==> flow/design.v <==
module mux2(
    input           sel         ,
    input   [31:0]  data0_in    ,
    input   [31:0]  data1_in    ,
    output  [31:0]  data_out    
);
assign  data_out = (sel == 1'b1) ? data1_in : data0_in;  
endmodule
module mux3(
    input           [1:0]   sel         ,
    input           [31:0]  data0_in    ,
    input           [31:0]  data1_in    ,
    input           [31:0]  data2_in    ,
    output  reg     [31:0]  data_out    
);
always @(*)begin
    case(sel)
        2'b00 : data_out = data0_in;
        2'b01 : data_out = data1_in;
        2'b10 : data_out = data2_in;
        default : data_out = 32'd0;
    endcase
end
endmodule
module alu_add(
    input           [31:0]  data0       ,
    input           [31:0]  data1       ,
    output          [31:0]  ALU_result  
);
assign  ALU_result = data0 + data1;
endmodule
module  alu_ctrl(
    input           [3:0]   data_in     ,
    input           [1:0]   ALUOp       ,
    output  reg     [4:0]   ALU_ctl     
);
localparam  ALU_ADD     = 4'b0000   ; 
localparam  ALU_SUB     = 4'b1000   ; 
localparam  ALU_SLL     = 4'b0001   ; 
localparam  ALU_SLT     = 4'b0010   ; 
localparam  ALU_SLTU    = 4'b0011   ; 
localparam  ALU_XOR     = 4'b0100   ; 
localparam  ALU_SRL     = 4'b0101   ; 
localparam  ALU_SRA     = 4'b1101   ; 
localparam  ALU_OR      = 4'b0110   ; 
localparam  ALU_AND     = 4'b0111   ; 
localparam  R_ADD       = 5'b00000  ; 
localparam  R_SUB       = 5'b01000  ; 
localparam  R_SLL       = 5'b00001  ; 
localparam  R_SLT       = 5'b00010  ; 
localparam  R_SLTU      = 5'b00011  ; 
localparam  R_XOR       = 5'b00100  ; 
localparam  R_SRL       = 5'b00101  ; 
localparam  R_SRA       = 5'b01101  ; 
localparam  R_OR        = 5'b00110  ; 
localparam  R_AND       = 5'b00111  ; 
localparam  I_ADD       = 5'b10000  ; 
localparam  I_SUB       = 5'b11000  ; 
localparam  I_SLL       = 5'b10001  ; 
localparam  I_SLT       = 5'b10010  ; 
localparam  I_SLTU      = 5'b10011  ; 
localparam  I_XOR       = 5'b10100  ; 
localparam  I_SRL       = 5'b10101  ; 
localparam  I_SRA       = 5'b11101  ; 
localparam  I_OR        = 5'b10110  ; 
localparam  I_AND       = 5'b10111  ; 
always @(*) begin
    case(ALUOp)
        2'b00 : ALU_ctl = ALU_ADD;
        2'b01 : ALU_ctl = ALU_SUB;
        2'b10 : begin
                    if      (data_in == ALU_ADD ) ALU_ctl = R_ADD ;
                    else if (data_in == ALU_SUB ) ALU_ctl = R_SUB ;
                    else if (data_in == ALU_SLL ) ALU_ctl = R_SLL ;
                    else if (data_in == ALU_SLT ) ALU_ctl = R_SLT ;
                    else if (data_in == ALU_SLTU) ALU_ctl = R_SLTU;
                    else if (data_in == ALU_XOR ) ALU_ctl = R_XOR ;
                    else if (data_in == ALU_SRL ) ALU_ctl = R_SRL ;
                    else if (data_in == ALU_SRA ) ALU_ctl = R_SRA ;
                    else if (data_in == ALU_OR  ) ALU_ctl = R_OR  ;
                    else if (data_in == ALU_AND ) ALU_ctl = R_AND ;
                    else ALU_ctl = 4'd0;
        end
        2'b11 : begin
                    if      (data_in == ALU_ADD ) ALU_ctl = I_ADD ;
                    else if (data_in == ALU_SLL ) ALU_ctl = I_SLL ;
                    else if (data_in == ALU_SLT ) ALU_ctl = I_SLT ;
                    else if (data_in == ALU_SLTU) ALU_ctl = I_SLTU;
                    else if (data_in == ALU_XOR ) ALU_ctl = I_XOR ;
                    else if (data_in == ALU_SRL ) ALU_ctl = I_SRL ;
                    else if (data_in == ALU_SRA ) ALU_ctl = I_SRA ;
                    else if (data_in == ALU_OR  ) ALU_ctl = I_OR  ;
                    else if (data_in == ALU_AND ) ALU_ctl = I_AND ;
                    else ALU_ctl = 4'd0;
        end
        default : ALU_ctl = 4'd0;
    endcase
end
endmodule
module alu_ex(
    input           [4:0]    alu_ctl    ,
    input           [31:0]  data0       ,
    input           [31:0]  data1       ,
    input           [4:0]   shamt       ,
    output  reg     [31:0]  ALU_result  ,
    output                  Zero        
);
localparam  ALU_ADD     = 4'b0000   ; 
localparam  ALU_SUB     = 4'b1000   ; 
localparam  ALU_SLL     = 4'b0001   ; 
localparam  ALU_SLT     = 4'b0010   ; 
localparam  ALU_SLTU    = 4'b0011   ; 
localparam  ALU_XOR     = 4'b0100   ; 
localparam  ALU_SRL     = 4'b0101   ; 
localparam  ALU_SRA     = 4'b1101   ; 
localparam  ALU_OR      = 4'b0110   ; 
localparam  ALU_AND     = 4'b0111   ; 
localparam  R_ADD       = 5'b00000  ; 
localparam  R_SUB       = 5'b01000  ; 
localparam  R_SLL       = 5'b00001  ; 
localparam  R_SLT       = 5'b00010  ; 
localparam  R_SLTU      = 5'b00011  ; 
localparam  R_XOR       = 5'b00100  ; 
localparam  R_SRL       = 5'b00101  ; 
localparam  R_SRA       = 5'b01101  ; 
localparam  R_OR        = 5'b00110  ; 
localparam  R_AND       = 5'b00111  ; 
localparam  I_ADD       = 5'b10000  ; 
localparam  I_SUB       = 5'b11000  ; 
localparam  I_SLL       = 5'b10001  ; 
localparam  I_SLT       = 5'b10010  ; 
localparam  I_SLTU      = 5'b10011  ; 
localparam  I_XOR       = 5'b10100  ; 
localparam  I_SRL       = 5'b10101  ; 
localparam  I_SRA       = 5'b11101  ; 
localparam  I_OR        = 5'b10110  ; 
localparam  I_AND       = 5'b10111  ; 
wire    con_flag = (data0[31] == data1[31]) ? 1'b1 : 1'b0;
always @(*)begin
    case(alu_ctl)
        R_ADD, I_ADD : ALU_result = data0 + data1;
        R_SUB, I_SUB : ALU_result = data0 - data1;
        R_SLL : ALU_result = data0 << data1[4:0];
        I_SLL : ALU_result = data0 << shamt;
        R_SLT, I_SLT : begin
                    if(con_flag == 1'b1) begin
                        if(data0[30:0] < data1[30:0])
                            ALU_result = 32'd1;
                        else
                            ALU_result = 32'd0;
                    end
                    else begin
                        if(data0[31] == 1'b1)
                            ALU_result = 32'd1;
                        else
                            ALU_result = 32'd0;
                    end
                end
        R_SLTU, I_SLTU : begin 
                    if(data0[31:0] < data1[31:0])
                        ALU_result = 32'd1;
                    else
                        ALU_result = 32'd0;
                end
        R_XOR, I_XOR : ALU_result = data0 ^ data1;
        R_SRL : ALU_result = data0 >> data1[4:0];
        I_SRL : ALU_result = data0 >> shamt;
        R_SRA : ALU_result = ($signed(data0)) >> data1[4:0];
        I_SRA : ALU_result = ($signed(data0)) >> shamt;
        R_OR, I_OR : ALU_result = data0 | data1;
        R_AND, I_AND : ALU_result = data0 & data1;
    default : ALU_result = 32'd0;
    endcase
end
assign Zero = (ALU_result == 32'd0);
endmodule
module imm_gen(
    input       [31:0]      data_in     ,
    output  reg [31:0]      data_out    
);
localparam  I_TYPE  = 7'b0010011    ;
localparam  ID_TYPE = 7'b0000011    ;    
localparam  S_TYPE  = 7'b0100011    ;    
localparam  U_TYPE  = 7'b0110111    ;    
localparam  UA_TYPE = 7'b0010111    ;    
localparam  B_TYPE  = 7'b1100011    ;
localparam  J_TYPE  = 7'b1101111    ;    
localparam  JR_TYPE = 7'b1100111    ;    
wire    [6:0]   opcode  ;
assign opcode = data_in[6:0];
always  @(*) begin
    case (opcode)
        I_TYPE, ID_TYPE : data_out = {{20{data_in[31]}}, data_in[31:20] };
        S_TYPE          : data_out = {{20{data_in[31]}}, data_in[31:25], data_in[11:7]};
        U_TYPE, UA_TYPE : data_out = {data_in[31:12], 12'd0};
        B_TYPE          : data_out = {{19{data_in[31]}}, data_in[31], data_in[7], data_in[30:25], data_in[11:8], 1'b0};
        J_TYPE          : data_out = {{11{data_in[31]}}, data_in[31], data_in[19:12],  data_in[20], data_in[30:21], 1'b0};
        JR_TYPE         : data_out = {{20{data_in[31]}}, data_in[31:20] };
        default : data_out = 32'd0;
    endcase
end
endmodule
module  main_ctrl(
    input       [6:0]   instruct_op         ,
    input       [2:0]   instruct_func3      ,
    output  reg [1:0]   imm_add_data0_sel   ,
    output  reg [1:0]   rd_data_sel         ,
    output  reg         rd_addr_sel         ,
    output  reg         reg_wr_imm          ,
    output  reg         reg_wr_wb           ,
    output  reg         mem2reg_sel         ,
    output  reg [1:0]   exAlu_op            ,
    output  reg         mem_wr              ,
    output  reg         mem_rd              ,
    output  reg [2:0]   mem_op              ,
    output  reg         exAlu_data1_sel     
);
localparam      R_OP        = 7'b0110011    ;
localparam      LD_OP       = 7'b0000011    ;
localparam      I_OP        = 7'b0010011    ;
localparam      S_OP        = 7'b0100011    ;
localparam      B_OP        = 7'b1100011    ;
localparam      JAL_OP      = 7'b1101111    ;
localparam      JALR_OP     = 7'b1100111    ;
localparam      LUI_OP      = 7'b0110111    ;
localparam      AUIPC_OP    = 7'b0010111    ;
always @(instruct_op) begin
    case(instruct_op)
        R_OP :  begin
            reg_wr_imm        = 1'b0;
            imm_add_data0_sel = 2'b00;
            rd_data_sel       = 2'b00;
            rd_addr_sel       = 1'b0;
            reg_wr_wb         = 1'b1;
            mem2reg_sel       = 1'b1;
            exAlu_op          = 2'b10;
            mem_wr            = 1'b0;
            mem_rd            = 1'b0;
            exAlu_data1_sel   = 1'b0;
        end
        LD_OP : begin
            reg_wr_imm        = 1'b0;
            imm_add_data0_sel = 2'b00;
            rd_data_sel       = 2'b00;
            rd_addr_sel       = 1'b0;
            reg_wr_wb         = 1'b1;
            mem2reg_sel       = 1'b0;
            exAlu_op          = 2'b00;
            mem_wr            = 1'b0;
            mem_rd            = 1'b1;
            exAlu_data1_sel   = 1'b1;
        end
        I_OP : begin
            reg_wr_imm        = 1'b0;
            imm_add_data0_sel = 2'b00;
            rd_data_sel       = 2'b00;
            rd_addr_sel       = 1'b0;
            reg_wr_wb         = 1'b1;
            mem2reg_sel       = 1'b1;
            exAlu_op          = 2'b11;
            mem_wr            = 1'b0;
            mem_rd            = 1'b0;
            exAlu_data1_sel   = 1'b1;
        end
        S_OP : begin
            reg_wr_imm        = 1'b0;
            imm_add_data0_sel = 2'b00;
            rd_data_sel       = 2'b00;
            rd_addr_sel       = 1'b0;
            reg_wr_wb         = 1'b0;
            mem2reg_sel       = 1'b0;
            exAlu_op          = 2'b00;
            mem_wr            = 1'b1;
            mem_rd            = 1'b0;
            exAlu_data1_sel   = 1'b1;
        end
        B_OP : begin
            reg_wr_imm        = 1'b0;
            imm_add_data0_sel = 2'b00;
            rd_data_sel       = 2'b00;
            rd_addr_sel       = 1'b0;
            reg_wr_wb         = 1'b0;
            mem2reg_sel       = 1'b0;
            exAlu_op          = 2'b01;
            mem_wr            = 1'b0;
            mem_rd            = 1'b0;
            exAlu_data1_sel   = 1'b0;
        end
        JAL_OP : begin
            reg_wr_imm        = 1'b1;
            imm_add_data0_sel = 2'b00;
            rd_data_sel       = 2'b01;
            rd_addr_sel       = 1'b1;
            reg_wr_wb         = 1'b0;
            mem2reg_sel       = 1'b0;
            exAlu_op          = 2'b00;
            mem_wr            = 1'b0;
            mem_rd            = 1'b0;
            exAlu_data1_sel   = 1'b0;
        end
        JALR_OP : begin
            reg_wr_imm        = 1'b1;
            imm_add_data0_sel = 2'b10;
            rd_data_sel       = 2'b10;
            rd_addr_sel       = 1'b1;
            reg_wr_wb         = 1'b0;
            mem2reg_sel       = 1'b0;
            exAlu_op          = 2'b00;
            mem_wr            = 1'b0;
            mem_rd            = 1'b0;
            exAlu_data1_sel   = 1'b0;
        end
        LUI_OP : begin
            reg_wr_imm        = 1'b1;
            imm_add_data0_sel = 2'b01;
            rd_data_sel       = 2'b10;
            rd_addr_sel       = 1'b1;
            reg_wr_wb         = 1'b0;
            mem2reg_sel       = 1'b0;
            exAlu_op          = 2'b00;
            mem_wr            = 1'b0;
            mem_rd            = 1'b0;
            exAlu_data1_sel   = 1'b0;
        end
        AUIPC_OP : begin
            reg_wr_imm        = 1'b1;
            imm_add_data0_sel = 2'b00;
            rd_data_sel       = 2'b10;
            rd_addr_sel       = 1'b1;
            reg_wr_wb         = 1'b0;
            mem2reg_sel       = 1'b0;
            exAlu_op          = 2'b00;
            mem_wr            = 1'b0;
            mem_rd            = 1'b0;
            exAlu_data1_sel   = 1'b0;
        end
        default : begin
            reg_wr_imm        = 1'b0;
            imm_add_data0_sel = 2'b00;
            rd_data_sel       = 2'b00;
            rd_addr_sel       = 1'b0;
            reg_wr_wb         = 1'b0;
            mem2reg_sel       = 1'b0;
            exAlu_op          = 2'b00;
            mem_wr            = 1'b0;
            mem_rd            = 1'b0;
            exAlu_data1_sel   = 1'b0;
        end
    endcase
end
always @(*)begin
    case(instruct_op)
        LD_OP,S_OP : mem_op = instruct_func3;
        default : mem_op = 3'd0;
    endcase
end
endmodule
module hazard_detec(
    input   [31:0]  rs_reg1_rdata       ,
    input   [31:0]  rs_reg2_rdata       ,
    input   [31:0]  instruct_data_in    ,
    output  reg     ctrl_mux_sel        ,
    output  reg     if_flush            ,
    output  reg     pc_mux_sel          ,
    output  reg     pc_stop             
);
localparam      J_TYPE  = 7'b1101111    ;
localparam      B_TYPE  = 7'b1100011    ;
localparam      BEQ     = 3'b000        ;
localparam      BNE     = 3'b001        ;
localparam      BLT     = 3'b100        ;
localparam      BGE     = 3'b101        ;
localparam      BLTU    = 3'b110        ;
localparam      BGEU    = 3'b111        ;
always @(*)begin
    if(instruct_data_in[6:0] == B_TYPE)begin
        case(instruct_data_in[14:12])
            BEQ : if(rs_reg1_rdata == rs_reg2_rdata)    begin
                ctrl_mux_sel = 1'b1;
                if_flush     = 1'b1;
                pc_mux_sel   = 1'b1;
                pc_stop      = 1'b1; 
            end
            else begin
                ctrl_mux_sel = 1'b0;
                if_flush     = 1'b0;
                pc_mux_sel   = 1'b0;
                pc_stop      = 1'b0;
            end
            BNE : if(rs_reg1_rdata != rs_reg2_rdata)    begin
                ctrl_mux_sel = 1'b1;
                if_flush     = 1'b1;
                pc_mux_sel   = 1'b1;
                pc_stop      = 1'b1;
            end
            else begin
                ctrl_mux_sel = 1'b0;
                if_flush     = 1'b0;
                pc_mux_sel   = 1'b0;
                pc_stop      = 1'b0;
            end
            BLT : if(rs_reg1_rdata < rs_reg2_rdata)    begin
                ctrl_mux_sel = 1'b1;
                if_flush     = 1'b1;
                pc_mux_sel   = 1'b1;
                pc_stop      = 1'b1;
            end
            else begin
                ctrl_mux_sel = 1'b0;
                if_flush     = 1'b0;
                pc_mux_sel   = 1'b0;
                pc_stop      = 1'b0;
            end
            BGE : if(rs_reg1_rdata > rs_reg2_rdata)    begin
                ctrl_mux_sel = 1'b1;
                if_flush     = 1'b1;
                pc_mux_sel   = 1'b1;
                pc_stop      = 1'b1;
            end
            else begin
                ctrl_mux_sel = 1'b0;
                if_flush     = 1'b0;
                pc_mux_sel   = 1'b0;
                pc_stop      = 1'b0;
            end
            BLTU : if(rs_reg1_rdata < rs_reg2_rdata)    begin
                ctrl_mux_sel = 1'b1;
                if_flush     = 1'b1;
                pc_mux_sel   = 1'b1;
                pc_stop      = 1'b1;
            end
            else begin
                ctrl_mux_sel = 1'b0;
                if_flush     = 1'b0;
                pc_mux_sel   = 1'b0;
                pc_stop      = 1'b0;
            end
            BGEU : if(rs_reg1_rdata > rs_reg2_rdata)    begin
                ctrl_mux_sel = 1'b1;
                if_flush     = 1'b1;
                pc_mux_sel   = 1'b1;
                pc_stop      = 1'b1;
            end
            else begin
                ctrl_mux_sel = 1'b0;
                if_flush     = 1'b0;
                pc_mux_sel   = 1'b0;
                pc_stop      = 1'b0;
            end
            default :  begin
                ctrl_mux_sel = 1'b0;
                if_flush     = 1'b0;
                pc_mux_sel   = 1'b0;
                pc_stop      = 1'b0;
            end
        endcase
    end
    else if(instruct_data_in[6:0] == J_TYPE ) begin
        ctrl_mux_sel = 1'b1;
        if_flush     = 1'b1;
        pc_mux_sel   = 1'b1;
        pc_stop      = 1'b1;
    end
    else begin
        ctrl_mux_sel = 1'b0;
        if_flush     = 1'b0;
        pc_mux_sel   = 1'b0;
        pc_stop      = 1'b0;
    end
end
endmodule
module forward_unit(
    input       [4:0]   rs_reg1_addr        ,
    input       [4:0]   rs_reg2_addr        ,
    input       [4:0]   id_ex_rs_reg1_addr  ,
    input       [4:0]   id_ex_rs_reg2_addr  ,
    input       [4:0]   ex_mem_wb_addr      ,
    input       [4:0]   mem_wb_addr         ,
    input       [31:0]  ex_mem_alu_result   ,
    input       [31:0]  mem_wb_alu_result   ,
    input               ex_mem_reg_wr       ,
    input               mem_wb_reg_wr       ,
    input               ex_mem_mem_wr       ,
    output  reg [1:0]   forwardA            ,
    output  reg [1:0]   forwardB            ,
    output  reg         forwardC            ,
    output  reg [1:0]   forwardD            
);
always @(*)begin
    if(ex_mem_reg_wr == 1'b1 && ex_mem_wb_addr != 5'd0 && ex_mem_wb_addr == id_ex_rs_reg1_addr)
        forwardA = 2'b10;
    else if(mem_wb_reg_wr == 1'b1 && mem_wb_addr != 5'd0 && 
          !(ex_mem_reg_wr == 1'b1 && (ex_mem_wb_addr != 5'd0) && (ex_mem_wb_addr == id_ex_rs_reg1_addr)) && 
          (mem_wb_addr == id_ex_rs_reg1_addr))
        forwardA = 2'b01;
    else
        forwardA = 2'b00;
end
always @(*)begin
    if(ex_mem_reg_wr == 1'b1 && ex_mem_wb_addr != 5'd0 && ex_mem_wb_addr == id_ex_rs_reg2_addr)
        forwardB = 2'b10;
    else if(mem_wb_reg_wr == 1'b1 && mem_wb_addr != 5'd0 && 
          !(ex_mem_reg_wr == 1'b1 && (ex_mem_wb_addr != 5'd0) && (ex_mem_wb_addr == id_ex_rs_reg2_addr)) && 
          (mem_wb_addr == id_ex_rs_reg2_addr))
        forwardB = 2'b01;
    else
        forwardB = 2'b00;
end
always @(*)begin
    if(ex_mem_mem_wr == 1'b1 && ex_mem_alu_result != 32'b0 && (ex_mem_alu_result == mem_wb_alu_result))
        forwardC = 1'b1;
    else
        forwardC = 1'b0;
end
always @(*)begin
    if(mem_wb_reg_wr == 1'b1 && mem_wb_addr != 5'd0)
        if(mem_wb_addr == rs_reg1_addr)
            forwardD = 2'b01;
        else if(mem_wb_addr == rs_reg2_addr)
            forwardD = 2'b10;
        else
            forwardD = 2'b00;
    else
        forwardD = 2'b00;
end
endmodule
module regfile(
   input                    clk             ,
   input                    rst_n           ,
   input                    wr_reg_en       ,
   input            [4:0]   wr_reg_addr     ,
   input            [31:0]  wr_wdata        ,
   input            [1:0]   forwardD        ,
   input            [4:0]   rs_reg1_addr    ,
   input            [4:0]   rs_reg2_addr    ,
   output   reg     [31:0]  rs_reg1_rdata   ,
   output   reg     [31:0]  rs_reg2_rdata   
);
reg [31:0]  reg_bank    [0:31]  ;
always @(posedge clk or negedge rst_n)begin
    if(!rst_n) begin
        reg_bank[0] <= 32'd0;
        reg_bank[1] <= 32'd0;
        reg_bank[2] <= 32'd0;
        reg_bank[3] <= 32'd0;
        reg_bank[4] <= 32'd0;
        reg_bank[5] <= 32'd0;
        reg_bank[6] <= 32'd0;
        reg_bank[7] <= 32'd0;
        reg_bank[8] <= 32'd0;
        reg_bank[9] <= 32'd0;
        reg_bank[10] <= 32'd0;
        reg_bank[11] <= 32'd0;
        reg_bank[12] <= 32'd0;
        reg_bank[13] <= 32'd0;
        reg_bank[14] <= 32'd0;
        reg_bank[15] <= 32'd0;
        reg_bank[16] <= 32'd0;
        reg_bank[17] <= 32'd0;
        reg_bank[18] <= 32'd0;
        reg_bank[19] <= 32'd0;
        reg_bank[20] <= 32'd0;
        reg_bank[21] <= 32'd0;
        reg_bank[22] <= 32'd0;
        reg_bank[23] <= 32'd0;
        reg_bank[24] <= 32'd0;
        reg_bank[25] <= 32'd0;
        reg_bank[26] <= 32'd0;
        reg_bank[27] <= 32'd0;
        reg_bank[28] <= 32'd0;
        reg_bank[29] <= 32'd0;
        reg_bank[30] <= 32'd0;
        reg_bank[31] <= 32'd0;
    end
    else if (wr_reg_en == 1'b1)begin
        case(wr_reg_addr)
            5'd0 : reg_bank[0] <= wr_wdata;
            5'd1 : reg_bank[1] <= wr_wdata;
            5'd2 : reg_bank[2] <= wr_wdata;
            5'd3 : reg_bank[3] <= wr_wdata;
            5'd4 : reg_bank[4] <= wr_wdata;
            5'd5 : reg_bank[5] <= wr_wdata;
            5'd6 : reg_bank[6] <= wr_wdata;
            5'd7 : reg_bank[7] <= wr_wdata;
            5'd8 : reg_bank[8] <= wr_wdata;
            5'd9 : reg_bank[9] <= wr_wdata;
            5'd10 : reg_bank[10] <= wr_wdata;
            5'd11 : reg_bank[11] <= wr_wdata;
            5'd12 : reg_bank[12] <= wr_wdata;
            5'd13 : reg_bank[13] <= wr_wdata;
            5'd14 : reg_bank[14] <= wr_wdata;
            5'd15 : reg_bank[15] <= wr_wdata;
            5'd16 : reg_bank[16] <= wr_wdata;
            5'd17 : reg_bank[17] <= wr_wdata;
            5'd18 : reg_bank[18] <= wr_wdata;
            5'd19 : reg_bank[19] <= wr_wdata;
            5'd20 : reg_bank[20] <= wr_wdata;
            5'd21 : reg_bank[21] <= wr_wdata;
            5'd22 : reg_bank[22] <= wr_wdata;
            5'd23 : reg_bank[23] <= wr_wdata;
            5'd24 : reg_bank[24] <= wr_wdata;
            5'd25 : reg_bank[25] <= wr_wdata;
            5'd26 : reg_bank[26] <= wr_wdata;
            5'd27 : reg_bank[27] <= wr_wdata;
            5'd28 : reg_bank[28] <= wr_wdata;
            5'd29 : reg_bank[29] <= wr_wdata;
            5'd30 : reg_bank[30] <= wr_wdata;
            5'd31 : reg_bank[31] <= wr_wdata;
        endcase
    end
end
always @(posedge clk or negedge rst_n)begin
    if(!rst_n) begin
        rs_reg1_rdata <= 32'd0;
    end
    else if(forwardD == 2'd1)
        rs_reg1_rdata <= wr_wdata;
    else
        rs_reg1_rdata <= reg_bank[rs_reg1_addr];
end
always @(posedge clk or negedge rst_n)begin
    if(!rst_n) begin
        rs_reg2_rdata <= 32'd0;
    end
    else if(forwardD == 2'd2)
        rs_reg2_rdata <= wr_wdata;
    else
        rs_reg2_rdata <= reg_bank[rs_reg2_addr];
end
endmodule
module if_id(
    input               clk                     ,
    input               rstn                    ,
    input               if_flush                ,
    input       [31:0]  PC_line_in              ,
    input       [31:0]  instruct_data_line_in   ,
    output  reg [31:0]  PC_line_out             ,
    output      [31:0]  instruct_data_line_out      
);
always @(posedge clk or negedge rstn) begin
    if(!rstn)
        PC_line_out <= 32'd0;
    else if(if_flush == 1'b1)
        PC_line_out <= 32'd0;
    else
        PC_line_out <= PC_line_in;
end
assign  instruct_data_line_out = instruct_data_line_in;
endmodule
module id_ex(
    input               clk                         ,
    input               rstn                        ,
    input               reg_wr_line_in              ,
    input               mem2reg_sel_line_in         ,
    input               mem_wr_line_in              ,
    input               mem_rd_line_in              ,
    input       [2:0]   mem_op_line_in              ,
    input       [1:0]   exAlu_op_line_in            ,
    input               exAlu_data1_sel_line_in     ,
    input       [31:0]  reg1_data_line_in           ,
    input       [31:0]  reg2_data_line_in           ,
    input       [31:0]  imm_gen_data_line_in        ,
    input       [3:0]   instruct_alu_ctrl_line_in   ,
    input       [4:0]   reg_wb_addr_line_in         ,
    input       [4:0]   rs_reg1_addr_line_in        ,
    input       [4:0]   rs_reg2_addr_line_in        ,
    output  reg         reg_wr_line_out             ,
    output  reg         mem2reg_sel_line_out        ,
    output  reg         mem_wr_line_out             ,
    output  reg         mem_rd_line_out             ,
    output  reg [2:0]   mem_op_line_out             ,
    output  reg [1:0]   exAlu_op_line_out           ,
    output  reg         exAlu_data1_sel_line_out    ,
    output      [31:0]  reg1_data_line_out          ,
    output      [31:0]  reg2_data_line_out          ,
    output  reg [31:0]  imm_gen_data_line_out       ,
    output  reg [3:0]   instruct_alu_ctrl_line_out  ,
    output  reg [4:0]   reg_wb_addr_line_out        ,
    output  reg [4:0]   rs_reg1_addr_line_out       ,
    output  reg [4:0]   rs_reg2_addr_line_out
);
always @(posedge clk or negedge rstn) begin
    if(!rstn) begin
        reg_wr_line_out          <= 1'd0;
        mem2reg_sel_line_out     <= 1'd0;
        mem_wr_line_out          <= 1'd0;
        mem_rd_line_out          <= 1'd0;
        mem_op_line_out          <= 3'd0;
        exAlu_op_line_out        <= 2'd0;
        exAlu_data1_sel_line_out <= 1'd0;
    end
    else begin
        reg_wr_line_out         <= reg_wr_line_in         ;
        mem2reg_sel_line_out    <= mem2reg_sel_line_in    ;
        mem_wr_line_out         <= mem_wr_line_in         ;
        mem_rd_line_out         <= mem_rd_line_in         ;
        mem_op_line_out         <= mem_op_line_in         ;
        exAlu_op_line_out       <= exAlu_op_line_in       ;
        exAlu_data1_sel_line_out<= exAlu_data1_sel_line_in;
    end
end
assign reg1_data_line_out = reg1_data_line_in;
assign reg2_data_line_out = reg2_data_line_in;
always @(posedge clk or negedge rstn) begin
    if(!rstn)
        imm_gen_data_line_out <= 32'd0;
    else
        imm_gen_data_line_out <= imm_gen_data_line_in;
end
always @(posedge clk or negedge rstn) begin
    if(!rstn)
        instruct_alu_ctrl_line_out <= 4'd0;
    else
        instruct_alu_ctrl_line_out <= instruct_alu_ctrl_line_in;
end
always @(posedge clk or negedge rstn) begin
    if(!rstn)
        reg_wb_addr_line_out <= 5'd0;
    else
        reg_wb_addr_line_out <= reg_wb_addr_line_in;
end
always @(posedge clk or negedge rstn) begin
    if(!rstn) begin
       rs_reg1_addr_line_out <= 5'd0;
       rs_reg2_addr_line_out <= 5'd0;
    end
    else begin
       rs_reg1_addr_line_out <= rs_reg1_addr_line_in;
       rs_reg2_addr_line_out <= rs_reg2_addr_line_in;
    end
end
endmodule
module ex_mem(
    input               clk                         ,
    input               rstn                        ,
    input               reg_wr_line_in              ,
    input               mem2reg_sel_line_in         ,
    input               mem_wr_line_in              ,
    input               mem_rd_line_in              ,
    input       [2:0]   mem_op_line_in              ,
    input       [31:0]  alu_ex_result_line_in       ,
    input       [31:0]  reg2_data_line_in           ,
    input       [4:0]   reg_wb_addr_line_in         ,
    output  reg         reg_wr_line_out             ,
    output  reg         mem2reg_sel_line_out        ,
    output  reg         mem_wr_line_out             ,
    output  reg         mem_rd_line_out             ,
    output  reg [2:0]   mem_op_line_out             ,
    output  reg [31:0]  alu_ex_result_line_out      ,
    output  reg [31:0]  reg2_data_line_out          ,
    output  reg [4:0]   reg_wb_addr_line_out        
);
always @(posedge clk or negedge rstn) begin
    if(!rstn) begin
        reg_wr_line_out     <= 1'd0;
        mem2reg_sel_line_out<= 1'd0;
        mem_wr_line_out     <= 1'd0;
        mem_rd_line_out     <= 1'd0;
        mem_op_line_out     <= 3'd0;
    end
    else begin
        reg_wr_line_out     <= reg_wr_line_in     ;
        mem2reg_sel_line_out<= mem2reg_sel_line_in;
        mem_wr_line_out     <= mem_wr_line_in     ;
        mem_rd_line_out     <= mem_rd_line_in     ;
        mem_op_line_out     <= mem_op_line_in     ;
    end
end
always @(posedge clk or negedge rstn) begin
    if(!rstn) begin
        alu_ex_result_line_out  <= 32'd0;
    end
    else begin
        alu_ex_result_line_out  <= alu_ex_result_line_in;
    end
end
always @(posedge clk or negedge rstn) begin
    if(!rstn)
        reg2_data_line_out <= 32'd0;
    else
        reg2_data_line_out <= reg2_data_line_in;
end
always @(posedge clk or negedge rstn) begin
    if(!rstn)
        reg_wb_addr_line_out <= 5'd0;
    else
        reg_wb_addr_line_out <= reg_wb_addr_line_in;
end
endmodule
module mem_wb(
    input               clk                         ,
    input               rstn                        ,
    input               reg_wr_line_in              ,
    input               mem2reg_sel_line_in         ,
    input       [31:0]  ram_data_out_line_in        ,
    input       [31:0]  alu_ex_result_line_in       ,
    input       [4:0]   reg_wb_addr_line_in         ,
    output  reg         reg_wr_line_out             ,
    output  reg         mem2reg_sel_line_out        ,
    output  reg [31:0]  ram_data_out_line_out       ,
    output  reg [31:0]  alu_ex_result_line_out      ,
    output  reg [4:0]   reg_wb_addr_line_out        
);
always @(posedge clk or negedge rstn) begin
    if(!rstn) begin
        reg_wr_line_out     <= 1'd0;
        mem2reg_sel_line_out<= 1'd0;
    end
    else begin
        reg_wr_line_out     <= reg_wr_line_in     ;
        mem2reg_sel_line_out<= mem2reg_sel_line_in;
    end
end
always @(*) begin
        ram_data_out_line_out <= ram_data_out_line_in;
end
always @(posedge clk or negedge rstn) begin
    if(!rstn)
        alu_ex_result_line_out <= 31'd0;
    else
        alu_ex_result_line_out <= alu_ex_result_line_in;
end
always @(posedge clk or negedge rstn) begin
    if(!rstn)
        reg_wb_addr_line_out <= 5'd0;
    else
        reg_wb_addr_line_out <= reg_wb_addr_line_in;
end
endmodule
module wrap_iram(
    input                   sclk        ,
    input                   mem_wr      ,
    input                   mem_rd      ,
    input           [31:0]  addr        ,
    input           [31:0]  wdata       ,
    output          [31:0]  rdata       ,
    output                  sram_cs     ,
    output          [11:0]  sram_addr   ,
    input           [31:0]  sram_rdata  
);
wire            ram_cs      ;
wire    [3:0]   ram_we      ;
wire    [11:0]   ram_addr   ;
wire    [31:0]  ram_wdata   ;
wire    [31:0]  ram_rdata   ;
assign  ram_cs  = mem_wr | mem_rd;
assign  ram_addr= addr[13:2];
assign  ram_we  = 4'b0000   ;
assign  rdata   = ram_rdata ;
assign ram_wdata = 32'd0;
assign  sram_cs    = ram_cs    ;
assign  sram_addr  = ram_addr  ;
assign  ram_rdata  = sram_rdata;
endmodule
module wrap_dram(
    input                   sclk        ,
    input                   rstn        ,
    input                   mem_wr      ,
    input                   mem_rd      ,
    input           [2:0]   mem_op      ,
    input           [31:0]  addr        ,
    input           [31:0]  wdata       ,
    output  reg     [31:0]  rdata       ,
    output                  sram_cs     ,
    output          [3:0]   sram_we     ,
    output          [11:0]  sram_addr   ,
    output          [31:0]  sram_wdata  ,
    input           [31:0]  sram_rdata  
);
localparam  SB_TYPE = 3'b000    ;
localparam  SH_TYPE = 3'b001    ;
localparam  SW_TYPE = 3'b010    ;
localparam  LB_TYPE = 3'b000    ;
localparam  LH_TYPE = 3'b001    ;
localparam  LW_TYPE = 3'b010    ;
localparam  LBU_TYPE = 3'b100   ;
localparam  LHU_TYPE = 3'b101   ;
wire            ram_cs      ;
reg     [3:0]   ram_we      ;
wire    [11:0]   ram_addr    ;
reg     [31:0]  ram_wdata   ;
wire    [31:0]  ram_rdata   ;
assign  ram_cs = mem_wr || mem_rd;
assign  ram_addr = addr[13:2];
always @(*)begin
    if(mem_wr)
        case(mem_op)
            SB_TYPE : ram_we = 4'b0001 << addr[1:0];
            SH_TYPE : ram_we = 4'b0011 << addr[1:0];
            SW_TYPE : ram_we = 4'b1111;
            default : ram_we = 4'b0000;
        endcase
    else
        ram_we = 4'b0000;
end
always @(*)begin
        case(mem_op)
            SB_TYPE : begin
                if(addr[1:0] == 2'b00)
                    ram_wdata = {24'd0, wdata[7:0]};
                else if(addr[1:0] == 2'b01)
                    ram_wdata = {16'd0, wdata[7:0],8'd0};
                else if(addr[1:0] == 2'b10)
                    ram_wdata = {8'd0, wdata[7:0],16'd0};
                else if(addr[1:0] == 2'b11)
                    ram_wdata = {wdata[7:0],24'd0};
                else 
                    ram_wdata = 32'd0;
            end
            SH_TYPE : begin
                if(addr[1:0] == 2'b00)
                    ram_wdata = {16'd0, wdata[15:0]};
                else if(addr[1:0] == 2'b10)
                    ram_wdata = {wdata[15:0],16'd0};
                else 
                    ram_wdata = 32'd0;
            end
            SW_TYPE : ram_wdata = wdata;
            default : ram_wdata = 32'd0;
        endcase
end
reg     [2:0]   mem_op_r    ;
reg     [1:0]   addr_low2_r ;
always @(posedge sclk or negedge rstn) begin
    if(!rstn) begin
        mem_op_r <= 3'd0;
        addr_low2_r <= 2'b0;
    end
    else begin
        mem_op_r <= mem_op;
        addr_low2_r <= addr[1:0];        
    end
end
always @(*)begin
    case(mem_op_r)
        LB_TYPE : begin
            if(addr_low2_r == 2'b00)
                rdata = {{24{ram_rdata[7]}},ram_rdata[7:0]};
            else if(addr_low2_r == 2'b01)
                rdata = {{24{ram_rdata[15]}},ram_rdata[15:8]};
            else if(addr_low2_r == 2'b10)
                rdata = {{24{ram_rdata[23]}},ram_rdata[23:16]};
            else if(addr_low2_r == 2'b11)
                rdata = {{24{ram_rdata[31]}},ram_rdata[31:24]};
            else
                rdata = 32'd0;
        end
        LH_TYPE : begin
            if(addr_low2_r == 2'b00)
                rdata = {{16{ram_rdata[15]}},ram_rdata[15:0]};
            else if(addr_low2_r == 2'b10)
                rdata = {{16{ram_rdata[31]}},ram_rdata[31:16]};
            else
                rdata = 32'd0;
        end
        LW_TYPE : rdata = ram_rdata;
        LBU_TYPE : begin
            if(addr_low2_r == 2'b00)
                rdata = {24'd0,ram_rdata[7:0]};
            else if(addr_low2_r == 2'b01)
                rdata = {24'd0,ram_rdata[15:8]};
            else if(addr_low2_r == 2'b10)
                rdata = {24'd0,ram_rdata[23:16]};
            else if(addr_low2_r == 2'b11)
                rdata = {24'd0,ram_rdata[31:24]};
            else
                rdata = 32'd0;
        end
        LHU_TYPE : begin
            if(addr_low2_r == 2'b00)
                rdata = {16'd0,ram_rdata[15:0]};
            else if(addr_low2_r == 2'b10)
                rdata = {16'd0,ram_rdata[31:16]};
            else
                rdata = 32'd0;
        end
        default : rdata = 32'd0;
    endcase
end
assign  sram_cs    = ram_cs    ;
assign  sram_we    = ram_we    ;
assign  sram_addr  = ram_addr  ;
assign  sram_wdata = ram_wdata ;
assign  ram_rdata  = sram_rdata;
endmodule
module riscv_core(
    input           sys_clk         ,
    input           sys_rst_n       ,
    output  reg     led_test        ,
    output          iram_cs         ,
    output  [11:0]  iram_addr       ,
    input   [31:0]  iram_rdata      ,
    output          dram_cs         ,
    output  [3:0]   dram_we         ,
    output  [11:0]  dram_addr       ,
    output  [31:0]  dram_wdata      ,
    input   [31:0]  dram_rdata      
);
reg     [31:0]  PC                          ;
wire    [31:0]  alu_add4_data               ; 
wire    [31:0]  pc_mux_data                 ;
wire    [31:0]  alu_imm_data                ;
wire    [31:0]  instruct_data               ;
wire    [31:0]  PC_line2_out                ;
wire    [31:0]  instruct_data_line2_out     ;
wire    [6:0]   instruct_op                 ;
wire    [2:0]   instruct_func3              ;
wire            ctrl_mux_sel                ;
wire            if_flush                    ;
wire            pc_mux_sel                  ;
wire            pc_stop                     ;
wire    [1:0]   imm_add_data0_sel           ;
wire    [1:0]   rd_data_sel                 ;
wire            rd_addr_sel                 ;
wire            reg_wr_imm                  ;
wire            reg_wr_wb                   ;
wire            mem2reg_sel                 ;
wire    [1:0]   exAlu_op                    ;
wire            mem_wr                      ;
wire            mem_rd                      ;
wire    [2:0]   mem_op                      ;
wire            exAlu_data1_sel             ;
wire            ctrl_mux_reg_wr             ;
wire            ctrl_mux_mem2reg_sel        ;
wire    [1:0]   ctrl_mux_exAlu_op           ;
wire            ctrl_mux_mem_wr             ;
wire            ctrl_mux_mem_rd             ;
wire    [2:0]   ctrl_mux_mem_op             ;
wire            ctrl_mux_exAlu_data1_sel    ;
wire    [4:0]   rs_reg1_addr                ;  
wire    [4:0]   rs_reg2_addr                ;  
wire    [31:0]  rs_reg1_rdata               ;
wire    [31:0]  rs_reg2_rdata               ;
wire    [31:0]  rd_wdata_mux                ;
wire    [4:0]   rd_addr_mux                 ;
wire            reg_wr_mux                  ;
wire    [31:0]  imm_gen_data                ;
wire    [3:0]   instruct_alu_ctrl           ;
wire    [4:0]   instruct_reg_wb_addr        ;
wire            reg_wr_line3_out            ;
wire            mem2reg_sel_line3_out       ;
wire            mem_wr_line3_out            ;
wire            mem_rd_line3_out            ;
wire    [2:0]   mem_op_line3_out            ;
wire    [1:0]   exAlu_op_line3_out          ;
wire            exAlu_data1_sel_line3_out   ;
wire    [31:0]  reg1_data_line3_out         ;
wire    [31:0]  reg2_data_line3_out         ;
wire    [31:0]  imm_gen_data_line3_out      ;
wire    [3:0]   instruct_alu_ctrl_line3_out ;
wire    [4:0]   reg_wb_addr_line3_out       ;
wire    [4:0]   rs_reg1_addr_line3_out      ;
wire    [4:0]   rs_reg2_addr_line3_out      ;
wire    [31:0]  forwardA_mux_out            ;
wire    [31:0]  forwardB_mux_out            ;
wire    [31:0]  alu_data2_mux               ;
wire    [31:0]  alu_ex_result               ;
wire    [4:0]   ALU_ctl                     ;
wire            reg_wr_line4_out            ;
wire            mem2reg_sel_line4_out       ;
wire            mem_wr_line4_out            ;
wire            mem_rd_line4_out            ;
wire    [2:0]   mem_op_line4_out            ;
wire    [31:0]  alu_ex_result_line4_out     ;
wire    [31:0]  reg2_data_line4_out         ;
wire    [4:0]   reg_wb_addr_line4_out       ;
wire    [31:0]  ram_data_out                ;
wire            reg_wr_line5_out            ;
wire            mem2reg_sel_line5_out       ;
wire    [31:0]  ram_data_out_line5_out      ;
wire    [31:0]  alu_ex_result_line5_out     ;
wire    [4:0]   reg_wb_addr_line5_out       ;
wire    [31:0]  mem2reg_data_back           ;
wire            alu_ex_zero                 ;
wire    [1:0]   forwardA                    ;
wire    [1:0]   forwardB                    ;
wire            forwardC                    ;
wire    [1:0]   forwardD                    ;
always @(posedge sys_clk or negedge sys_rst_n) begin
    if(!sys_rst_n)
        led_test <= 1'b1  ;
    else if(PC == 32'h1000)
        led_test <= ~led_test  ;
end
mux2     u_mux_imm(
    .sel                        ( pc_mux_sel                    ),
    .data0_in                   ( alu_add4_data                 ),
    .data1_in                   ( alu_imm_data                  ),
    .data_out                   ( pc_mux_data                   )
);
always @(posedge sys_clk or negedge sys_rst_n) begin
    if(!sys_rst_n)
        PC <= 32'd0;
    else
        PC <= pc_mux_data;
end
alu_add     u_alu_add_4(
    .data0                      ( 32'd4                         ),
    .data1                      ( PC                            ),
    .ALU_result                 ( alu_add4_data                 )
);
wrap_iram   u_wrap_iram(
    .sclk                       ( sys_clk                       ),
    .mem_wr                     ( 1'b0                          ),
    .mem_rd                     ( !if_flush                     ),
    .addr                       ( PC                            ),
    .wdata                      ( 32'd0                         ),
    .rdata                      ( instruct_data                 ),
    .sram_cs                    ( iram_cs                       ),
    .sram_addr                  ( iram_addr                     ),
    .sram_rdata                 ( iram_rdata                    )
);
if_id       u_if_id(
    .clk                        ( sys_clk                       ),
    .rstn                       ( sys_rst_n                     ),
    .if_flush                   ( if_flush                      ),
    .PC_line_in                 ( PC                            ),
    .instruct_data_line_in      ( instruct_data                 ),
    .PC_line_out                ( PC_line2_out                  ),
    .instruct_data_line_out     ( instruct_data_line2_out       )    
);
wire    [31:0]  imm_add_mux_data    ;        
hazard_detec        u_hazard_detec(
    .rs_reg1_rdata              ( rs_reg1_rdata                 ),
    .rs_reg2_rdata              ( rs_reg2_rdata                 ),
    .instruct_data_in           ( instruct_data_line2_out       ),
    .ctrl_mux_sel               ( ctrl_mux_sel                  ),
    .if_flush                   ( if_flush                      ),
    .pc_mux_sel                 ( pc_mux_sel                    ),
    .pc_stop                    ( pc_stop                       )
);
mux3        u_mux_imm_add(
    .sel                        ( imm_add_data0_sel             ),
    .data0_in                   ( PC_line2_out                  ),
    .data1_in                   ( 32'd0                         ),
    .data2_in                   ( rs_reg1_rdata                 ),
    .data_out                   ( imm_add_mux_data              )
);
alu_add     u_alu_add_imm(
    .data0                      ( imm_add_mux_data              ),
    .data1                      ( imm_gen_data                  ),
    .ALU_result                 ( alu_imm_data                  )
);
assign  instruct_op = instruct_data_line2_out[6:0];
assign  instruct_func3 = instruct_data_line2_out[14:12];
main_ctrl    u_main_ctrl(
    .instruct_op                ( instruct_op                   ),
    .instruct_func3             ( instruct_func3                ),
    .imm_add_data0_sel          ( imm_add_data0_sel             ),
    .rd_data_sel                ( rd_data_sel                   ),
    .rd_addr_sel                ( rd_addr_sel                   ),
    .reg_wr_imm                 ( reg_wr_imm                    ),
    .reg_wr_wb                  ( reg_wr_wb                     ),
    .mem2reg_sel                ( mem2reg_sel                   ),
    .exAlu_op                   ( exAlu_op                      ),
    .mem_wr                     ( mem_wr                        ),
    .mem_rd                     ( mem_rd                        ),
    .mem_op                     ( mem_op                        ),
    .exAlu_data1_sel            ( exAlu_data1_sel               ) 
);
wire    [31:0]  ctrl_mux_data0_in   = {22'd0,reg_wr_wb, mem2reg_sel, exAlu_op, mem_wr, mem_rd, mem_op, exAlu_data1_sel};
wire    [31:0]  ctrl_mux_data_out   ;
mux2 u_crtl_mux(
    .sel                        ( ctrl_mux_sel                  ),
    .data0_in                   ( ctrl_mux_data0_in             ),
    .data1_in                   ( 32'd0                         ),
    .data_out                   ( ctrl_mux_data_out             )
);
assign ctrl_mux_reg_wr           = ctrl_mux_data_out[9]  ;
assign ctrl_mux_mem2reg_sel      = ctrl_mux_data_out[8]  ;
assign ctrl_mux_exAlu_op         = ctrl_mux_data_out[7:6];
assign ctrl_mux_mem_wr           = ctrl_mux_data_out[5]  ;
assign ctrl_mux_mem_rd           = ctrl_mux_data_out[4]  ;
assign ctrl_mux_mem_op           = ctrl_mux_data_out[3:1];
assign ctrl_mux_exAlu_data1_sel  = ctrl_mux_data_out[0]  ;
assign rs_reg1_addr = instruct_data_line2_out[19:15];
assign rs_reg2_addr = instruct_data_line2_out[24:20];
mux3     u_mux_rd_data(
    .sel                        ( rd_data_sel               ),
    .data0_in                   ( mem2reg_data_back         ),
    .data1_in                   ( PC                        ),
    .data2_in                   ( alu_imm_data              ),
    .data_out                   ( rd_wdata_mux              )
);
assign rd_addr_mux = rd_addr_sel ? instruct_reg_wb_addr : reg_wb_addr_line5_out;
assign  reg_wr_mux = reg_wr_imm || reg_wr_line5_out;
regfile     u_regfile(
   .clk                         ( sys_clk                       ),
   .rst_n                       ( sys_rst_n                     ),
   .wr_reg_en                   ( reg_wr_mux                    ),
   .wr_reg_addr                 ( rd_addr_mux                   ),
   .wr_wdata                    ( rd_wdata_mux                  ),
   .forwardD                    ( forwardD                      ),
   .rs_reg1_addr                ( rs_reg1_addr                  ),
   .rs_reg2_addr                ( rs_reg2_addr                  ),
   .rs_reg1_rdata               ( rs_reg1_rdata                 ),
   .rs_reg2_rdata               ( rs_reg2_rdata                 )
);
imm_gen     u_imm_gen(
    .data_in                    (instruct_data_line2_out        ),
    .data_out                   (imm_gen_data                   )
);
assign  instruct_alu_ctrl   = {instruct_data_line2_out[30], instruct_data_line2_out[14:12]};
assign  instruct_reg_wb_addr= instruct_data_line2_out[11:7];
id_ex       u_id_ex(
    .clk                        ( sys_clk                       ),
    .rstn                       ( sys_rst_n                     ),
    .reg_wr_line_in             ( ctrl_mux_reg_wr               ),
    .mem2reg_sel_line_in        ( ctrl_mux_mem2reg_sel          ),
    .mem_wr_line_in             ( ctrl_mux_mem_wr               ),
    .mem_rd_line_in             ( ctrl_mux_mem_rd               ),
    .mem_op_line_in             ( ctrl_mux_mem_op               ),
    .exAlu_op_line_in           ( ctrl_mux_exAlu_op             ),
    .exAlu_data1_sel_line_in    ( ctrl_mux_exAlu_data1_sel      ),
    .reg1_data_line_in          ( rs_reg1_rdata                 ),
    .reg2_data_line_in          ( rs_reg2_rdata                 ),
    .imm_gen_data_line_in       ( imm_gen_data                  ),
    .instruct_alu_ctrl_line_in  ( instruct_alu_ctrl             ),
    .reg_wb_addr_line_in        ( instruct_reg_wb_addr          ),
    .rs_reg1_addr_line_in       ( rs_reg1_addr                  ),
    .rs_reg2_addr_line_in       ( rs_reg2_addr                  ),
    .reg_wr_line_out            ( reg_wr_line3_out              ),
    .mem2reg_sel_line_out       ( mem2reg_sel_line3_out         ),
    .mem_wr_line_out            ( mem_wr_line3_out              ),
    .mem_rd_line_out            ( mem_rd_line3_out              ),
    .mem_op_line_out            ( mem_op_line3_out              ),
    .exAlu_op_line_out          ( exAlu_op_line3_out            ),
    .exAlu_data1_sel_line_out   ( exAlu_data1_sel_line3_out     ),
    .reg1_data_line_out         ( reg1_data_line3_out           ),
    .reg2_data_line_out         ( reg2_data_line3_out           ),
    .imm_gen_data_line_out      ( imm_gen_data_line3_out        ),
    .instruct_alu_ctrl_line_out ( instruct_alu_ctrl_line3_out   ),
    .reg_wb_addr_line_out       ( reg_wb_addr_line3_out         ),
    .rs_reg1_addr_line_out      ( rs_reg1_addr_line3_out        ),
    .rs_reg2_addr_line_out      ( rs_reg2_addr_line3_out        )
);
wire    [4:0]   shamt_data = rs_reg2_addr_line3_out ;
mux3    u_forwardA_mux(
    .sel                        ( forwardA                  ),
    .data0_in                   ( reg1_data_line3_out       ),
    .data1_in                   ( mem2reg_data_back         ),
    .data2_in                   ( alu_ex_result_line4_out   ),
    .data_out                   ( forwardA_mux_out          )
);
mux3    u_forwardB_mux(
    .sel                        ( forwardB                  ),
    .data0_in                   ( reg2_data_line3_out       ),
    .data1_in                   ( mem2reg_data_back         ),
    .data2_in                   ( alu_ex_result_line4_out   ),
    .data_out                   ( forwardB_mux_out          )
);
mux2     u_mux_alu_d2(
    .sel                        ( exAlu_data1_sel_line3_out ),
    .data0_in                   ( forwardB_mux_out          ),
    .data1_in                   ( imm_gen_data_line3_out    ),
    .data_out                   ( alu_data2_mux             )
);
alu_ctrl u_alu_ctrl(
    .data_in                    ( instruct_alu_ctrl_line3_out   ),
    .ALUOp                      ( exAlu_op_line3_out            ),
    .ALU_ctl                    ( ALU_ctl                       )
);
alu_ex     u_alu_ex(
    .alu_ctl                    ( ALU_ctl                   ),
    .data0                      ( forwardA_mux_out          ),
    .data1                      ( alu_data2_mux             ),
    .shamt                      ( shamt_data                ),
    .ALU_result                 ( alu_ex_result             ),
    .Zero                       ( alu_ex_zero               )
);
ex_mem      u_ex_mem(
    .clk                        ( sys_clk                   ),
    .rstn                       ( sys_rst_n                 ),
    .reg_wr_line_in             ( reg_wr_line3_out          ),
    .mem2reg_sel_line_in        ( mem2reg_sel_line3_out     ),
    .mem_wr_line_in             ( mem_wr_line3_out          ),
    .mem_rd_line_in             ( mem_rd_line3_out          ),
    .mem_op_line_in             ( mem_op_line3_out          ),
    .alu_ex_result_line_in      ( alu_ex_result             ),
    .reg2_data_line_in          ( reg2_data_line3_out       ),
    .reg_wb_addr_line_in        ( reg_wb_addr_line3_out     ),
    .reg_wr_line_out            ( reg_wr_line4_out          ),
    .mem2reg_sel_line_out       ( mem2reg_sel_line4_out     ),
    .mem_wr_line_out            ( mem_wr_line4_out          ),
    .mem_rd_line_out            ( mem_rd_line4_out          ),
    .mem_op_line_out            ( mem_op_line4_out          ),
    .alu_ex_result_line_out     ( alu_ex_result_line4_out   ),
    .reg2_data_line_out         ( reg2_data_line4_out       ),
    .reg_wb_addr_line_out       ( reg_wb_addr_line4_out     )
);
wire    [31:0]      dram_wdata_mux  ;
mux2     u_mux_dram_wdata(
    .sel                        ( forwardC                  ),
    .data0_in                   ( reg2_data_line4_out       ),
    .data1_in                   ( mem2reg_data_back         ),
    .data_out                   ( dram_wdata_mux            )
);
wrap_dram   u_wrap_dram(
    .sclk                       ( sys_clk                   ),
    .rstn                       ( sys_rst_n                 ),
    .mem_wr                     ( mem_wr_line4_out          ),
    .mem_rd                     ( mem_rd_line4_out          ),
    .mem_op                     ( mem_op_line4_out          ),
    .addr                       ( alu_ex_result_line4_out   ),
    .wdata                      ( dram_wdata_mux            ),
    .rdata                      ( ram_data_out              ),
    .sram_cs                    ( dram_cs                   ),
    .sram_we                    ( dram_we                   ),
    .sram_addr                  ( dram_addr                 ),
    .sram_wdata                 ( dram_wdata                ),
    .sram_rdata                 ( dram_rdata                )
);
mem_wb  u_mem_wb(
    .clk                        ( sys_clk                   ),
    .rstn                       ( sys_rst_n                 ),
    .reg_wr_line_in             ( reg_wr_line4_out          ),
    .mem2reg_sel_line_in        ( mem2reg_sel_line4_out     ),
    .ram_data_out_line_in       ( ram_data_out              ),
    .alu_ex_result_line_in      ( alu_ex_result_line4_out   ),
    .reg_wb_addr_line_in        ( reg_wb_addr_line4_out     ),
    .reg_wr_line_out            ( reg_wr_line5_out          ),
    .mem2reg_sel_line_out       ( mem2reg_sel_line5_out     ),
    .ram_data_out_line_out      ( ram_data_out_line5_out    ),
    .alu_ex_result_line_out     ( alu_ex_result_line5_out   ),
    .reg_wb_addr_line_out       ( reg_wb_addr_line5_out     )
);
mux2     u_mux_mem2reg(
    .sel                        ( mem2reg_sel_line5_out     ),
    .data0_in                   ( ram_data_out_line5_out    ),
    .data1_in                   ( alu_ex_result_line5_out   ),
    .data_out                   ( mem2reg_data_back         )
);
forward_unit    u_forward_unit(
    .rs_reg1_addr               ( rs_reg1_addr              ),
    .rs_reg2_addr               ( rs_reg2_addr              ),
    .id_ex_rs_reg1_addr         ( rs_reg1_addr_line3_out    ),
    .id_ex_rs_reg2_addr         ( rs_reg2_addr_line3_out    ),
    .ex_mem_wb_addr             ( reg_wb_addr_line4_out     ),
    .mem_wb_addr                ( reg_wb_addr_line5_out     ),
    .ex_mem_alu_result          ( alu_ex_result_line4_out   ),
    .mem_wb_alu_result          ( alu_ex_result_line5_out   ),
    .ex_mem_reg_wr              ( reg_wr_line4_out          ),
    .mem_wb_reg_wr              ( reg_wr_line5_out          ),
    .ex_mem_mem_wr              ( mem_wr_line4_out          ),
    .forwardA                   ( forwardA                  ),
    .forwardB                   ( forwardB                  ),
    .forwardC                   ( forwardC                  ),
    .forwardD                   ( forwardD                  )
);
endmodule
### From RTL to reports: riscv_core

Tool output for the design above, in the order of the flow.
Line numbers count from 1 in the design file above.
Operators: Yosys type, input widths -> output width; for muxes data width and select width s.
Not given: --

| inputs | value |
|---|---|
| design top | riscv_core |
| clock input | sys_clk |
| library | sky130hd |
| timing corner | tt_025C_1v80 |

### After elaboration

Yosys after proc, flatten, opt, wreduce and memory -nomap, before mapping. Enables and synchronous resets that opt folds into registers are not counted as muxes. Print and check cells are not counted.

| word-level totals | value |
|---|---|
| input port bits | 66 |
| bits in registers | 1334 |
| output and inout port bits | 63 |
| word-level cells | 424 |

| operators by class | value |
|---|---|
| shift operators | 8 |
| reductions and logical operators | 82 |
| bitwise operators | 4 |
| add/subtract/negate cells | 4 |
| multiplexer cells | 89 |
| equality and inequality tests | 170 |
| $lt $le $gt $ge | 4 |

Operator list:

| kind | number |
|---|---|
| $pmux 32 s32 | 2 |
| $mux 32 | 24 |
| $pmux 32 s13 | 1 |
| $pmux 32 s3 | 4 |
| $pmux 32 s5 | 2 |
| $eq 5x5->1 const B | 58 |
| $eq 5x4->1 const B | 26 |
| $shr 32x5->32 | 4 |
| $mux 5 | 19 |
| $eq 5x3->1 const B | 16 |
| $reduce_and 2->1 | 32 |
| $add 32x32->32 | 2 |
| $lt 32x32->1 | 2 |
| $eq 32x32->1 | 2 |
| $shl 32x5->32 | 2 |
| $pmux 32 s2 | 1 |
| $eq 5x2->1 const B | 8 |
| $add 3x32->32 const A | 1 |
| $eq 32x13->1 const B | 1 |
| $sub 32x32->32 | 1 |
| $gt 32x32->1 | 1 |
| $ne 32x32->1 | 1 |
| $and 32x32->32 | 1 |
| $or 32x32->32 | 1 |
| $xor 32x32->32 | 1 |
| $reduce_bool 32->1 | 1 |
| $lt 31x31->1 | 1 |
| $eq 5x5->1 | 6 |

Other operator kinds: 41; their cells: 140.

### Depth

Depth = most cells in a row (Yosys ltp): at word level without a register or memory, in the mapped netlist without a sequential cell, where the memories' decode and read muxes count.

| depth | value |
|---|---|
| depth after elaboration | 15 |
| ABC_AREA | 0 |
| depth in mapped cells | 23 |
| mapped depth without buffers | 20 |

### After synthesis

Yosys stat after the flow's synthesis: flattened, memories mapped to cells. It holds for the ABC_AREA given above (unset counts as 0); a run with the other value may have another netlist.

| synthesis totals | value |
|---|---|
| mapped flip-flops | 1332 |
| area of sequential cells | 33333.2 um^2 |
| buffer cells | 740 |
| cells in the netlist | 8199 |
| cell area after synthesis | 73917.1 um^2 |

Cells by type:

| cell | number | area in all (um^2) |
|---|---|---|
| sky130_fd_sc_hd__dfrtp_1 | 1331 | 3.33E+04 |
| sky130_fd_sc_hd__a21oi_1 | 1024 | 5.12E+03 |
| sky130_fd_sc_hd__nor2_1 | 1134 | 4.26E+03 |
| sky130_fd_sc_hd__a22o_1 | 377 | 3.3E+03 |
| sky130_fd_sc_hd__a221oi_1 | 364 | 3.19E+03 |
| sky130_fd_sc_hd__a22oi_1 | 376 | 2.82E+03 |
| sky130_fd_sc_hd__clkbuf_1 | 668 | 2.51E+03 |
| sky130_fd_sc_hd__o21ai_0 | 443 | 2.22E+03 |
| sky130_fd_sc_hd__ha_1 | 163 | 2.04E+03 |
| sky130_fd_sc_hd__mux2i_1 | 196 | 1.96E+03 |
| sky130_fd_sc_hd__nand2_1 | 517 | 1.94E+03 |
| sky130_fd_sc_hd__nand4_1 | 157 | 982.192 |
| sky130_fd_sc_hd__nand3_1 | 138 | 690.662 |
| sky130_fd_sc_hd__o32a_1 | 66 | 660.634 |
| sky130_fd_sc_hd__xor2_1 | 75 | 656.88 |
| sky130_fd_sc_hd__inv_1 | 169 | 634.358 |
| sky130_fd_sc_hd__a21o_1 | 79 | 593.069 |
| sky130_fd_sc_hd__mux2_2 | 52 | 585.562 |

Other cell types: 73; their cells: 870.
By module: a second synthesis without flattening, with its own total; a netlist apart from the flattened one above.

| unflattened totals | value |
|---|---|
| cells (unflattened synthesis) | 8177 |
| area (unflattened synthesis) | 85634.6 um^2 |

Each row is one instance without its submodules.

By module:

| module | area (um^2) | sequential area (um^2) | cells | instances |
|---|---|---|---|---|
| regfile | 54088.1 | 27226.1 | 4566 | 1 |
| alu_ex | 10339.9 | 0.0 | 1619 | 1 |
| alu_add | 1744.2 | 0.0 | 241 | 2 |
| mux3 | 787.0 | 0.0 | 77 | 4 |
| mux2 | 544.3 | 0.0 | 36 | 5 |
| id_ex | 2006.9 | 1526.5 | 125 | 1 |
| ex_mem | 1901.8 | 1901.8 | 76 | 1 |
| wrap_dram | 1607.8 | 125.1 | 204 | 1 |
| if_id | 1263.7 | 800.8 | 99 | 1 |
| mem_wb | 1216.2 | 975.9 | 71 | 1 |
| riscv_core | 991.0 | 827.0 | 54 | 1 |
| hazard_detec | 902.1 | 0.0 | 131 | 1 |
| forward_unit | 830.8 | 0.0 | 106 | 1 |
| imm_gen | 480.5 | 0.0 | 68 | 1 |

Modules not listed: 3.

### Timing after synthesis

Path of least setup slack by OpenSTA after synthesis, without wires, with an ideal clock, recovery checks aside; 20% of the period is set as input and as output delay. Where synthesis merged equal registers, the netlist keeps one of their names.

| path after synthesis | value |
|---|---|
| path kind | input-to-reg |
| from | in iram_rdata[5] |
| to | reg u_regfile.reg_bank[0][30] |
| input delay | 2.000 ns |
| path delay | 4.701 ns |
| required time | 9.859 ns |
| stages on the path | 20 |
| path buffers | 5 |
| period | 10.0 ns |
| launch time at the first pin | 2.000 ns |
| setup time | 0.141 ns |
| setup slack | 3.299 ns |
| data arrival time | 6.560 ns |
| synthesis period reached | 6.701 ns |

"path delay" = arrival - input delay + setup time.
"stages on the path" counts driving pins, that of a launching flip-flop among them; a cell with two outputs on the path counts twice.
"synthesis period reached" = period - worst setup slack (recovery checks aside). The figure is calculated, with input and output delays left at 20% of the set period.

| on the way, after synthesis | value |
|---|---|
| cells stage by stage | sky130_fd_sc_hd__clkbuf_1 sky130_fd_sc_hd__nand3b_1 sky130_fd_sc_hd__nor3_1 sky130_fd_sc_hd__clkbuf_1 sky130_fd_sc_hd__or2_2 sky130_fd_sc_hd__clkbuf_1 sky130_fd_sc_hd__a21o_1 sky130_fd_sc_hd__ha_1 sky130_fd_sc_hd__clkbuf_1 sky130_fd_sc_hd__a21o_1 sky130_fd_sc_hd__a21oi_1 sky130_fd_sc_hd__o21ai_0 sky130_fd_sc_hd__a311o_1 sky130_fd_sc_hd__a211o_1 sky130_fd_sc_hd__a31oi_1 sky130_fd_sc_hd__o21ai_0 sky130_fd_sc_hd__a31oi_1 sky130_fd_sc_hd__mux2i_1 sky130_fd_sc_hd__clkbuf_1 sky130_fd_sc_hd__a31oi_1 |
| elaborated cells on any way between the ends | 28 |
| those cells by class | add/sub: 1; eq/ne: 11; mux: 7; reduce/logical: 9 |

RTL lines, path after synthesis:

| what | line | RTL |
|---|---|---|
| start, declared | 992 | `input   [31:0]  iram_rdata      ,` |
| end, assigned | 542 | `reg_bank[0] <= 32'd0;` |
| end, assigned | 577 | `5'd0 : reg_bank[0] <= wr_wdata;` |
| end, declared | 539 | `reg [31:0]  reg_bank    [0:31]  ;` |

Chain of elaborated cells between the ends: none given.
Nets of the timed path that keep an RTL name, with a line that drives or declares them; the list need not be complete.

Named nets, after synthesis:

| signal | line | RTL |
|---|---|---|
| imm_gen_data[15] | 192 | `case (opcode)` |

### Worst path after layout

From the final timing report of run 1: the path of least setup slack in the routed layout; clock arrival at registers is part of the times.

| path after layout | value |
|---|---|
| path kind | input-to-reg |
| from | in iram_rdata[6] |
| to | reg u_regfile.rs_reg2_rdata[20] |
| input delay | 2.00 ns |
| data arrival time | 10.36 ns |
| path buffers | 5 |
| setup slack | 0.28 ns |
| launch time at the first pin | 2.00 ns |
| period | 10.0 ns |
| stages on the path | 18 |
| required time | 10.64 ns |
| setup time | 0.23 ns |

A register here has more assigning lines than the two given.

| on the way, after layout | value |
|---|---|
| cells stage by stage | sky130_fd_sc_hd__clkdlybuf4s50_1 sky130_fd_sc_hd__nand3b_1 sky130_fd_sc_hd__nor3_1 sky130_fd_sc_hd__clkbuf_1 sky130_fd_sc_hd__or2_2 sky130_fd_sc_hd__clkbuf_1 sky130_fd_sc_hd__a21o_1 sky130_fd_sc_hd__ha_1 sky130_fd_sc_hd__a21o_1 sky130_fd_sc_hd__a2111oi_0 sky130_fd_sc_hd__a21boi_0 sky130_fd_sc_hd__o31ai_1 sky130_fd_sc_hd__a2111oi_0 sky130_fd_sc_hd__o41ai_1 sky130_fd_sc_hd__buf_2 sky130_fd_sc_hd__a21oi_4 sky130_fd_sc_hd__clkbuf_1 sky130_fd_sc_hd__o21ai_0 |
| elaborated cells on any way between the ends | 23 |
| those cells by class | add/sub: 1; eq/ne: 11; mux: 6; reduce/logical: 5 |

RTL lines, path after layout:

| what | line | RTL |
|---|---|---|
| start, declared | 992 | `input   [31:0]  iram_rdata      ,` |
| end, assigned | 626 | `rs_reg2_rdata <= wr_wdata;` |
| end, assigned | 628 | `rs_reg2_rdata <= reg_bank[rs_reg2_addr];` |
| end, declared | 537 | `output   reg     [31:0]  rs_reg2_rdata` |

Chain of elaborated cells between the ends: none given.
Nets of the timed path that keep an RTL name, with a line that drives or declares them; the list need not be complete.

Named nets, after layout:

| signal | line | RTL |
|---|---|---|
| imm_gen_data[12] | 192 | `case (opcode)` |

Data sheet: physical implementation of riscv_core

Flow measurements of riscv_core on sky130hd: 3 stored runs with different settings, listed in no order. Input and output delays are each 20% of the period that was set; the output load is 0.01 pF.
"clock period reached" is the run's clock period less its worst setup slack. It is reckoned from that one timing run; input and output delays stay at 20% of the period that was set.
"time on the worst setup path" = time allowed to the worst setup path (clock period - input delay - output delay, where it has them) - its slack; a late launch clock adds to it, a late capture clock takes from it.
"power" is the tool's figure for a default switching activity; nothing was simulated.

#### Run 1

| setting | value |
|---|---|
| CELL_PAD_IN_SITES_DETAIL_PLACEMENT | `1` |
| CELL_PAD_IN_SITES_GLOBAL_PLACEMENT | `1` |
| CORE_UTILIZATION | `30` |
| GPL_ROUTABILITY_DRIVEN | `1` |
| GPL_TIMING_DRIVEN | `0` |
| HOLD_SLACK_MARGIN | `-0.1` |
| MAX_ROUTING_LAYER | `met4` |
| PLACE_DENSITY | `0.45` |
| SLEW_MARGIN | `10` |
| period_ns | `10.0` |
| CAP_MARGIN | `20` |
| CORE_MARGIN | `2` |

| result | value |
|---|---|
| utilization in the final report | 0.378 |
| standard-cell area after layout | 92738.9 um^2 |
| total negative slack | 0.000 ns |
| clock period reached | 9.720 ns |
| power | 18.089 mW |
| time on the worst setup path | 7.72 ns |
| type of the worst setup path | input-to-reg |
| worst setup slack after layout | 0.280 ns |
| lowest hold slack | 0.346 ns |
| overall die area | 250375.0 um^2 |
| netlist area reported by Yosys | 73917.1 um^2 |

#### Run 2

| setting | value |
|---|---|
| ABC_AREA | `1` |
| CELL_PAD_IN_SITES_DETAIL_PLACEMENT | `1` |
| CELL_PAD_IN_SITES_GLOBAL_PLACEMENT | `3` |
| CORE_UTILIZATION | `57` |
| CTS_CLUSTER_SIZE | `77` |
| GPL_ROUTABILITY_DRIVEN | `1` |
| MAX_ROUTING_LAYER | `met5` |
| PLACE_DENSITY | `0.66` |
| TNS_END_PERCENT | `20` |
| period_ns | `4.54` |
| CAP_MARGIN | `20` |
| CORE_MARGIN | `2` |
| SLEW_MARGIN | `20` |

Not finished: placement ended with error GPL-0301.

#### Run 3

| setting | value |
|---|---|
| CELL_PAD_IN_SITES_DETAIL_PLACEMENT | `1` |
| CELL_PAD_IN_SITES_GLOBAL_PLACEMENT | `1` |
| CORE_UTILIZATION | `30` |
| GPL_ROUTABILITY_DRIVEN | `1` |
| PLACE_DENSITY | `0.45` |
| period_ns | `10.0` |
| CAP_MARGIN | `20` |
| CORE_MARGIN | `2` |
| SLEW_MARGIN | `20` |

| result | value |
|---|---|
| netlist area reported by Yosys | 73917.1 um^2 |
| worst setup slack after layout | 2.406 ns |
| total negative slack | 0.000 ns |
| time on the worst setup path | 5.59 ns |
| type of the worst setup path | input-to-reg |
| clock period reached | 7.594 ns |
| lowest hold slack | 0.347 ns |
| overall die area | 250375.0 um^2 |
| utilization in the final report | 0.352 |
| standard-cell area after layout | 86485.4 um^2 |
| power | 17.380 mW |
